==> flow/design.v <==
module S_AXI_LITE#(
		parameter integer S_AXI_LITE_SIZE = 5,
		parameter integer S_AXI_DATA_SIZE = 32 
		)(
		input S_AXI_ACLK,
		input S_AXI_ARESETN,
        input  [ 31 : 0] S_AXI_LITE_ARADDR,
        output S_AXI_LITE_ARREADY,
        input  S_AXI_LITE_ARVALID,
        output S_AXI_LITE_RVALID,
        input  S_AXI_LITE_RREADY,
        output [S_AXI_DATA_SIZE - 1: 0] S_AXI_LITE_RDATA,
        input  [ 31 : 0] S_AXI_LITE_AWADDR,
        output S_AXI_LITE_AWREADY,
        input  S_AXI_LITE_AWVALID,
        input  S_AXI_LITE_WVALID,
        output S_AXI_LITE_WREADY,
        input  [S_AXI_DATA_SIZE - 1: 0] S_AXI_LITE_WDATA,
        output S_AXI_LITE_BVALID,
        input S_AXI_LITE_BREADY
		);
		reg [S_AXI_DATA_SIZE - 1: 0] axi_reg0;
		reg [S_AXI_DATA_SIZE - 1: 0] axi_reg1;
		reg [S_AXI_DATA_SIZE - 1: 0] axi_reg2;
		reg [S_AXI_DATA_SIZE - 1: 0] axi_reg3;
		reg [S_AXI_DATA_SIZE - 1: 0] axi_reg4;
		reg [S_AXI_DATA_SIZE - 1: 0] axi_reg5;
        reg [ 31 : 0] axi_araddr ;
        reg [ 31 : 0] axi_awaddr ;
        reg [S_AXI_DATA_SIZE - 1: 0] axi_wdata;
        reg [S_AXI_DATA_SIZE - 1: 0] axi_rdata;
        reg awready;
        reg wready;
        reg awlatch;
        reg bvalid;
        reg axi_wen;
        reg axi_wack;
        reg arready;
        reg rvalid;
        reg axi_rvalid;
        assign S_AXI_LITE_AWREADY = awready;
        assign S_AXI_LITE_WREADY  = wready;
        assign S_AXI_LITE_BVALID = bvalid;
        assign S_AXI_LITE_ARREADY = arready;
        assign S_AXI_LITE_RVALID = axi_rvalid;
        assign S_AXI_LITE_RDATA = axi_rdata;
        always@(posedge S_AXI_ACLK)
          if(S_AXI_ARESETN == 'b0)
            bvalid <= 0;
          else if(S_AXI_LITE_BREADY && ~bvalid)
            bvalid <= 'b1;
          else
            bvalid <= 'b0;
        always@(posedge S_AXI_ACLK)
          if(S_AXI_ARESETN == 'b0)
            awready <= 'b0;
          else if(S_AXI_LITE_AWVALID && S_AXI_LITE_WVALID && ~awready)
            awready <= 'b1;
          else if(wready)
            awready <= 'b0;
          else
            awready <= awready;
        always@(posedge S_AXI_ACLK)
            if(S_AXI_ARESETN == 'b0)
                axi_awaddr <= 0;
            else if (awready)
                axi_awaddr <= S_AXI_LITE_AWADDR;
            else
                axi_awaddr <= axi_awaddr;
        always@(posedge S_AXI_ACLK)
          if(S_AXI_ARESETN == 'b0)
            wready <= 0;
          else if(S_AXI_LITE_WVALID && ~wready && awready)
            wready <= 'b1;
          else
            wready <= 'b0;
        always@(posedge S_AXI_ACLK)
          if(S_AXI_ARESETN == 'b0) begin
            axi_wdata <= 0;
            axi_wen <= 0;
          end else if(awready && wready) begin
            axi_wdata <= S_AXI_LITE_WDATA;
            axi_wen <= 'b1;
          end else if(axi_wen)
            axi_wen <= 'b0;
          else begin
            axi_wdata <= axi_wdata;
            axi_wen <= axi_wen;
          end
        always@(posedge S_AXI_ACLK)
          if(S_AXI_ARESETN == 'b0)begin
		    axi_reg0 <= 0;
		    axi_reg1 <= 0;
		    axi_reg2 <= 0;
		    axi_reg3 <= 0;
		    axi_reg4 <= 0;
		    axi_reg5 <= 0;
		  end else if (axi_awaddr[ S_AXI_LITE_SIZE - 1 :0] == 5'd0)begin
            if(axi_wen) begin
             axi_reg0<= axi_wdata;
             axi_wack <= 'b1;
            end else begin
             axi_reg0<= axi_reg0;
             axi_wack <= 'b0;
            end
		  end else if (axi_awaddr[ S_AXI_LITE_SIZE - 1 :0] == 5'd4)begin
            if(axi_wen) begin
             axi_reg1<= axi_wdata;
             axi_wack <= 'b1;
            end else begin
             axi_reg1<= axi_reg1;
             axi_wack <= 'b0;
            end
		  end else if (axi_awaddr[ S_AXI_LITE_SIZE - 1 :0] == 5'd8)begin
            if(axi_wen) begin
             axi_reg2<= axi_wdata;
             axi_wack <= 'b1;
            end else begin
             axi_reg2<= axi_reg2;
             axi_wack <= 'b0;
            end
		  end else if (axi_awaddr[ S_AXI_LITE_SIZE - 1 :0] == 5'd12)begin
            if(axi_wen) begin
             axi_reg3<= axi_wdata;
             axi_wack <= 'b1;
            end else begin
             axi_reg3<= axi_reg3;
             axi_wack <= 'b0;
            end
		  end else if (axi_awaddr[ S_AXI_LITE_SIZE - 1 :0] == 5'd16)begin
            if(axi_wen) begin
             axi_reg4<= axi_wdata;
             axi_wack <= 'b1;
            end else begin
             axi_reg4<= axi_reg4;
             axi_wack <= 'b0;
            end
		  end else if (axi_awaddr[ S_AXI_LITE_SIZE - 1 :0] == 5'd20)begin
            if(axi_wen) begin
             axi_reg5<= axi_wdata;
             axi_wack <= 'b1;
            end else begin
             axi_reg5<= axi_reg5;
             axi_wack <= 'b0;
            end
		  end
        always@(posedge  S_AXI_ACLK)
          if(S_AXI_ARESETN == 'b0)
            arready <= 'b0;
          else if(S_AXI_LITE_ARVALID && ~arready)
            arready <= 'b1;
          else
            arready <= 'b0;
        always@(posedge S_AXI_ACLK)
          if(S_AXI_ARESETN == 'b0)
            axi_araddr <= 0;
          else if(arready)
            axi_araddr <= S_AXI_LITE_ARADDR;
          else
            axi_araddr <= axi_araddr;
        always@(posedge  S_AXI_ACLK)
          if(S_AXI_ARESETN == 'b0)
            rvalid <= 'b0;
          else if(arready && S_AXI_LITE_RREADY && ~rvalid)
            rvalid <= 'b1;
          else
            rvalid <= 'b0;
        always@(posedge S_AXI_ACLK)
          if(S_AXI_ARESETN == 'b0)begin
            axi_rvalid <= 'b0;
            axi_rdata <= 'b0;
		  end else if(axi_araddr[ S_AXI_LITE_SIZE - 1 :0] == 5'd0)begin
            if(rvalid)begin
              axi_rdata <= axi_reg0;
              axi_rvalid <= 'b1;
            end else begin
              axi_rvalid <= 'b0;
              axi_rdata <= axi_rdata;
            end
		  end else if(axi_araddr[ S_AXI_LITE_SIZE - 1 :0] == 5'd4)begin
            if(rvalid)begin
              axi_rdata <= axi_reg1;
              axi_rvalid <= 'b1;
            end else begin
              axi_rvalid <= 'b0;
              axi_rdata <= axi_rdata;
            end
		  end else if(axi_araddr[ S_AXI_LITE_SIZE - 1 :0] == 5'd8)begin
            if(rvalid)begin
              axi_rdata <= axi_reg2;
              axi_rvalid <= 'b1;
            end else begin
              axi_rvalid <= 'b0;
              axi_rdata <= axi_rdata;
            end
		  end else if(axi_araddr[ S_AXI_LITE_SIZE - 1 :0] == 5'd12)begin
            if(rvalid)begin
              axi_rdata <= axi_reg3;
              axi_rvalid <= 'b1;
            end else begin
              axi_rvalid <= 'b0;
              axi_rdata <= axi_rdata;
            end
		  end else if(axi_araddr[ S_AXI_LITE_SIZE - 1 :0] == 5'd16)begin
            if(rvalid)begin
              axi_rdata <= axi_reg4;
              axi_rvalid <= 'b1;
            end else begin
              axi_rvalid <= 'b0;
              axi_rdata <= axi_rdata;
            end
		  end else if(axi_araddr[ S_AXI_LITE_SIZE - 1 :0] == 5'd20)begin
            if(rvalid)begin
              axi_rdata <= axi_reg5;
              axi_rvalid <= 'b1;
            end else begin
              axi_rvalid <= 'b0;
              axi_rdata <= axi_rdata;
            end
			end else begin
              axi_rvalid <= 'b0;
              axi_rdata <= axi_rdata;
            end
endmodule
# From RTL to reports: S_AXI_LITE
# Each step is given for the RTL above and for the edited RTL.
# Lines under "before" count in the file above, lines under "after" in the edited file.
# "delta" is "after" less "before", of the values as shown; "change_rel_pct" is that difference over "before", in percent.
# Operators carry their Yosys type and port widths (W data, S select, Z words).
# Cell names lack the library's common part.
# Not given: n/a
[inputs] top_module="S_AXI_LITE" clk_port="S_AXI_ACLK" lib="sky130hd" corner="tt_025C_1v80"

# The edit
# The edit as a unified diff against the file above.
# The edited RTL no longer does the same as the RTL above: the edit was made by script, with no optimisation intended.
# begin of diff
@@ -136,5 +136,5 @@
              axi_wack <= 'b0;
             end
-		  end else if (axi_awaddr[ S_AXI_LITE_SIZE - 1 :0] == 5'd20)begin
+		  end else begin
             if(axi_wen) begin
              axi_reg5<= axi_wdata;
# end of diff

# After elaboration
# Yosys after proc, flatten, opt, wreduce and memory -nomap, before mapping. Memory bits, and registers merged into a memory's read port (data or address), are not among the register bits. Print and check cells are not counted. Equal cells are merged and count once.
[classes] element="bitwise" before=10 after=10 delta=0 change_rel_pct=0.00
[classes] element="reduce_and_logical" before=20 after=20 delta=0 change_rel_pct=0.00
[classes] element="muxes" before=26 after=26 delta=0 change_rel_pct=0.00
[classes] element="eq_ne" before=16 after=15 delta=-1 change_rel_pct=-6.25
[ops] op="$eq A5 B5 Y1 const B" before=4 after=3 delta=-1 change_rel_pct=-25.00
[ops] op="$reduce_and A7 Y1" before=2 after=1 delta=-1 change_rel_pct=-50.00
[ops] op="$reduce_and A6 Y1" before=1 after=2 delta=1 change_rel_pct=100.00
# Operator kinds equal on both sides are left out: 14.
[word_totals] element="elab_cells" before=89 after=88 delta=-1 change_rel_pct=-1.12
[word_totals] element="input_bits" before=103 after=103 delta=0 change_rel_pct=0.00
[word_totals] element="output_inout_bits" before=37 after=37 delta=0 change_rel_pct=0.00
[word_totals] element="ff_bits" before=273 after=273 delta=0 change_rel_pct=0.00

# Logic depth
# Yosys ltp: most cells in a row. Word level: on the elaborated netlist, between registers, memories and ports. Mapped: between sequential cells and ports; inverters and the memories' decode and read muxes count.
[logic_depth] element="ltp_word" before=7 after=7 delta=0 change_rel_pct=0.00
[logic_depth] element="abc_area" before="0" after="0"
[logic_depth] element="depth_mapped" before=7 after=7 delta=0 change_rel_pct=0.00

# Mapped cells and area
# Source: synth_stat.txt of the flow (Yosys; design flattened, memories mapped). It holds for the ABC_AREA given above (unset counts as 0); a run with the other value may have another netlist.
[types] cell="a21oi_1" before=226 after=36 delta=-190 change_rel_pct=-84.07
[types] cell="a21boi_0" before=17 after=142 delta=125 change_rel_pct=735.29
[types] cell="a21boi_1" before=5 after=71 delta=66 change_rel_pct=1320.00
[types] cell="nor2_1" before=46 after=7 delta=-39 change_rel_pct=-84.78
[types] cell="mux2i_1" before=42 after=10 delta=-32 change_rel_pct=-76.19
[types] cell="a211oi_1" before=31 after=0 delta=-31 change_rel_pct=-100.00
[types] cell="nand2b_1" before=0 after=31 delta=31
[types] cell="nand3_1" before=35 after=5 delta=-30 change_rel_pct=-85.71
[types] cell="o221ai_1" before=9 after=33 delta=24 change_rel_pct=266.67
[types] cell="o32ai_1" before=21 after=0 delta=-21 change_rel_pct=-100.00
[types] cell="a222oi_1" before=0 after=21 delta=21
[types] cell="or3_1" before=2 after=22 delta=20 change_rel_pct=1000.00
[types] cell="mux2_2" before=1 after=21 delta=20 change_rel_pct=2000.00
[types] cell="nor3b_1" before=1 after=21 delta=20 change_rel_pct=2000.00
[types] cell="buf_2" before=35 after=18 delta=-17 change_rel_pct=-48.57
[types] cell="nor3_1" before=2 after=19 delta=17 change_rel_pct=850.00
[types] cell="clkbuf_1" before=82 after=96 delta=14 change_rel_pct=17.07
[types] cell="o21ai_0" before=50 after=36 delta=-14 change_rel_pct=-28.00
# Cell types equal on both sides are left out: 6.
# The list need not be complete.
[synth_totals] element="synth_area_mm2" before=0.0111957 after=0.0119415 delta=0.0007458 change_rel_pct=6.66
[synth_totals] element="ff_cells" before=273 after=273 delta=0 change_rel_pct=0.00
[synth_totals] element="seqArea_mm2" before=0.0054652 after=0.0054652 delta=0.0000000 change_rel_pct=0.00
[synth_totals] element="mapped_cells" before=1391 after=1394 delta=3 change_rel_pct=0.22

# Timing after synthesis
# Source: OpenSTA report_checks on the synthesized netlist (no wires, ideal clock, input and output delay 20% of the period each), path of least setup slack; recovery checks are left aside. Register names are those of the netlist, which keeps one name where synthesis merged equal registers.
[synth_timing] element="kind" before="input port to flip-flop" after="input port to flip-flop"
[synth_timing] element="startpoint" before="input S_AXI_ARESETN" after="input S_AXI_ARESETN"
[synth_timing] element="endpoint" before="register axi_wdata[10]" after="register axi_rdata[15]"
[synth_timing] element="launch_ns" before=0.800 after=0.800 delta=0.000 change_rel_pct=0.00
[synth_timing] element="arrival_ns" before=1.869 after=1.775 delta=-0.094 change_rel_pct=-5.03
[synth_timing] element="t_required_ns" before=3.940 after=3.930 delta=-0.010 change_rel_pct=-0.25
[synth_timing] element="path_stages" before=5 after=5 delta=0 change_rel_pct=0.00
[synth_timing] element="tclk_ns" before=4.0 after=4.0 delta=0.0 change_rel_pct=0.00
[synth_timing] element="path_delay_ns" before=1.129 after=1.045 delta=-0.084 change_rel_pct=-7.44
[synth_timing] element="setup_time_ns" before=0.060 after=0.070 delta=0.010
[synth_timing] element="in_delay_ns" before=0.800 after=0.800 delta=0.000 change_rel_pct=0.00
[synth_timing] element="slack_ns" before=2.072 after=2.155 delta=0.083
[synth_timing] element="synth_period_reached_ns" before=1.928 after=1.845 delta=-0.083 change_rel_pct=-4.30
# "path_delay_ns" is the arrival time less input delay plus setup time.
# "path_stages": output pins that drive a net of the path, with the launching flip-flop's if there is one; two outputs of one cell count as two.
# "synth_period_reached_ns" is the clock period less the worst setup slack; recovery checks do not enter. This is arithmetic on one report: input and output delays are still those of the set period (20% each).
# At most two assigning lines are given for a register; there are more.
[synth_between_before] path_cell_list="clkbuf_1 inv_2 a21oi_1 clkbuf_1 a22o_1"
[synth_lines_before] element="start, declared" line_no=6 rtl="input S_AXI_ARESETN,"
[synth_lines_before] element="end, assigned" line_no=79 rtl="axi_wdata <= 0;"
[synth_lines_before] element="end, assigned" line_no=87 rtl="axi_wdata <= axi_wdata;"
[synth_lines_before] element="end, declared" line_no=30 rtl="reg [S_AXI_DATA_SIZE - 1: 0] axi_wdata;"
# before: No chain of elaborated cells between the ends is given.
[synth_between_after] path_cell_list="clkbuf_1 clkbuf_1 clkbuf_1 o221ai_1 a21oi_1"
[synth_lines_after] element="start, declared" line_no=6 rtl="input S_AXI_ARESETN,"
[synth_lines_after] element="end, assigned" line_no=174 rtl="axi_rdata <= axi_reg0;"
[synth_lines_after] element="end, assigned" line_no=178 rtl="axi_rdata <= axi_rdata;"
[synth_lines_after] element="end, declared" line_no=31 rtl="reg [S_AXI_DATA_SIZE - 1: 0] axi_rdata;"
# after: No chain of elaborated cells between the ends is given.

# Timing after layout
# From the final timing report of the runs of pair 1: the path of least setup slack in the routed layout; clock arrival at registers is part of the times.
[layout_timing] element="kind" before="flip-flop to output port" after="flip-flop to output port"
[layout_timing] element="startpoint" before="register arready" after="register awready"
[layout_timing] element="endpoint" before="output S_AXI_LITE_ARREADY" after="output S_AXI_LITE_AWREADY"
[layout_timing] element="t_required_ns" before=2.11 after=2.11 delta=0.00 change_rel_pct=0.00
[layout_timing] element="slack_ns" before=0.42 after=0.31 delta=-0.11
[layout_timing] element="tclk_ns" before=2.64 after=2.64 delta=0.00 change_rel_pct=0.00
[layout_timing] element="output_delay_ns" before=0.53 after=0.53 delta=0.00 change_rel_pct=0.00
[layout_timing] element="path_stages" before=2 after=2 delta=0 change_rel_pct=0.00
[layout_timing] element="launch_ns" before=0.54 after=0.55 delta=0.01 change_rel_pct=1.85
[layout_timing] element="arrival_ns" before=1.69 after=1.80 delta=0.11 change_rel_pct=6.51
# At most two assigning lines are given for a register; there are more.
[layout_between_before] path_cell_list="dfxtp_1 clkdlybuf4s50_1" elab_chain_cells=0 cone_cells=0
[layout_lines_before] element="start, declared" line_no=38 rtl="reg arready;"
[layout_lines_before] element="start, assigned" line_no=149 rtl="arready <= 'b0;"
[layout_lines_before] element="start, assigned" line_no=151 rtl="arready <= 'b1;"
[layout_lines_before] element="end, declared" line_no=8 rtl="output S_AXI_LITE_ARREADY,"
[layout_between_after] path_cell_list="dfxtp_1 clkdlybuf4s50_1" elab_chain_cells=0 cone_cells=0
[layout_lines_after] element="start, declared" line_no=32 rtl="reg awready;"
[layout_lines_after] element="start, assigned" line_no=56 rtl="awready <= 'b0;"
[layout_lines_after] element="start, assigned" line_no=62 rtl="awready <= awready;"
[layout_lines_after] element="end, declared" line_no=14 rtl="output S_AXI_LITE_AWREADY,"

# Flow runs
# Runs of the flow (Yosys, OpenROAD) on both versions; the two runs of a pair have the same settings. The constraints put input and output delay at 20% of the set period each and load the outputs with 0.01 pF.
[settings_pair_1] CORE_UTILIZATION=40 period_ns=2.64 CAP_MARGIN=20 CORE_MARGIN=2 SLEW_MARGIN=20
[measured_pair_1] element="final_die_area_mm2" before=0.0293437 after=0.0312512 delta=0.0019075 change_rel_pct=6.50
[measured_pair_1] element="hold_ws_ns" before=0.434 after=0.327 delta=-0.107
[measured_pair_1] element="utilization_pct" before=48.0 after=48.4 delta=0.4
[measured_pair_1] element="total_negative_slack_ns" before=0.000 after=0.000 delta=0.000
[measured_pair_1] element="layout_stdcell_area_mm2" before=0.0133015 after=0.0142699 delta=0.0009684 change_rel_pct=7.28
[measured_pair_1] element="synth_area_mm2" before=0.0111957 after=0.0119415 delta=0.0007458 change_rel_pct=6.66
[measured_pair_1] element="fin_ws_ns" before=0.420 after=0.315 delta=-0.105
[measured_pair_1] element="achievedPeriod_ns" before=2.220 after=2.325 delta=0.105 change_rel_pct=4.73
[measured_pair_1] element="totalPower_uw" before=8663 after=9297 delta=634 change_rel_pct=7.32
[settings_pair_2] CAP_MARGIN=10 CELL_PAD_IN_SITES_DETAIL_PLACEMENT=0 CORE_ASPECT_RATIO=1.66 CORE_UTILIZATION=42 CTS_CLUSTER_SIZE=85 MAX_ROUTING_LAYER="met5" SLEW_MARGIN=40 period_ns=1.63 CORE_MARGIN=2
[measured_pair_2] element="final_die_area_mm2" before=0.0280205 after=0.02984 delta=0.0018195 change_rel_pct=6.49
[measured_pair_2] element="hold_ws_ns" before=0.311 after=0.074 delta=-0.237
[measured_pair_2] element="utilization_pct" before=56.8 after=57.2 delta=0.4
[measured_pair_2] element="total_negative_slack_ns" before=-2.624 after=-15.069 delta=-12.445
[measured_pair_2] element="layout_stdcell_area_mm2" before=0.0150006 after=0.0160104 delta=0.0010098 change_rel_pct=6.73
[measured_pair_2] element="synth_area_mm2" before=0.0111957 after=0.0119415 delta=0.0007458 change_rel_pct=6.66
[measured_pair_2] element="fin_ws_ns" before=-0.141 after=-0.175 delta=-0.034
[measured_pair_2] element="achievedPeriod_ns" before=1.771 after=1.805 delta=0.034 change_rel_pct=1.92
[measured_pair_2] element="totalPower_uw" before=14527 after=14497 delta=-30 change_rel_pct=-0.21
# "achievedPeriod_ns" is the run's clock period less its worst setup slack. It is reckoned from that one timing run; input and output delays stay at 20% of the period that was set.
# "totalPower_uw": no workload was simulated; the value follows from the tool's default switching activity.
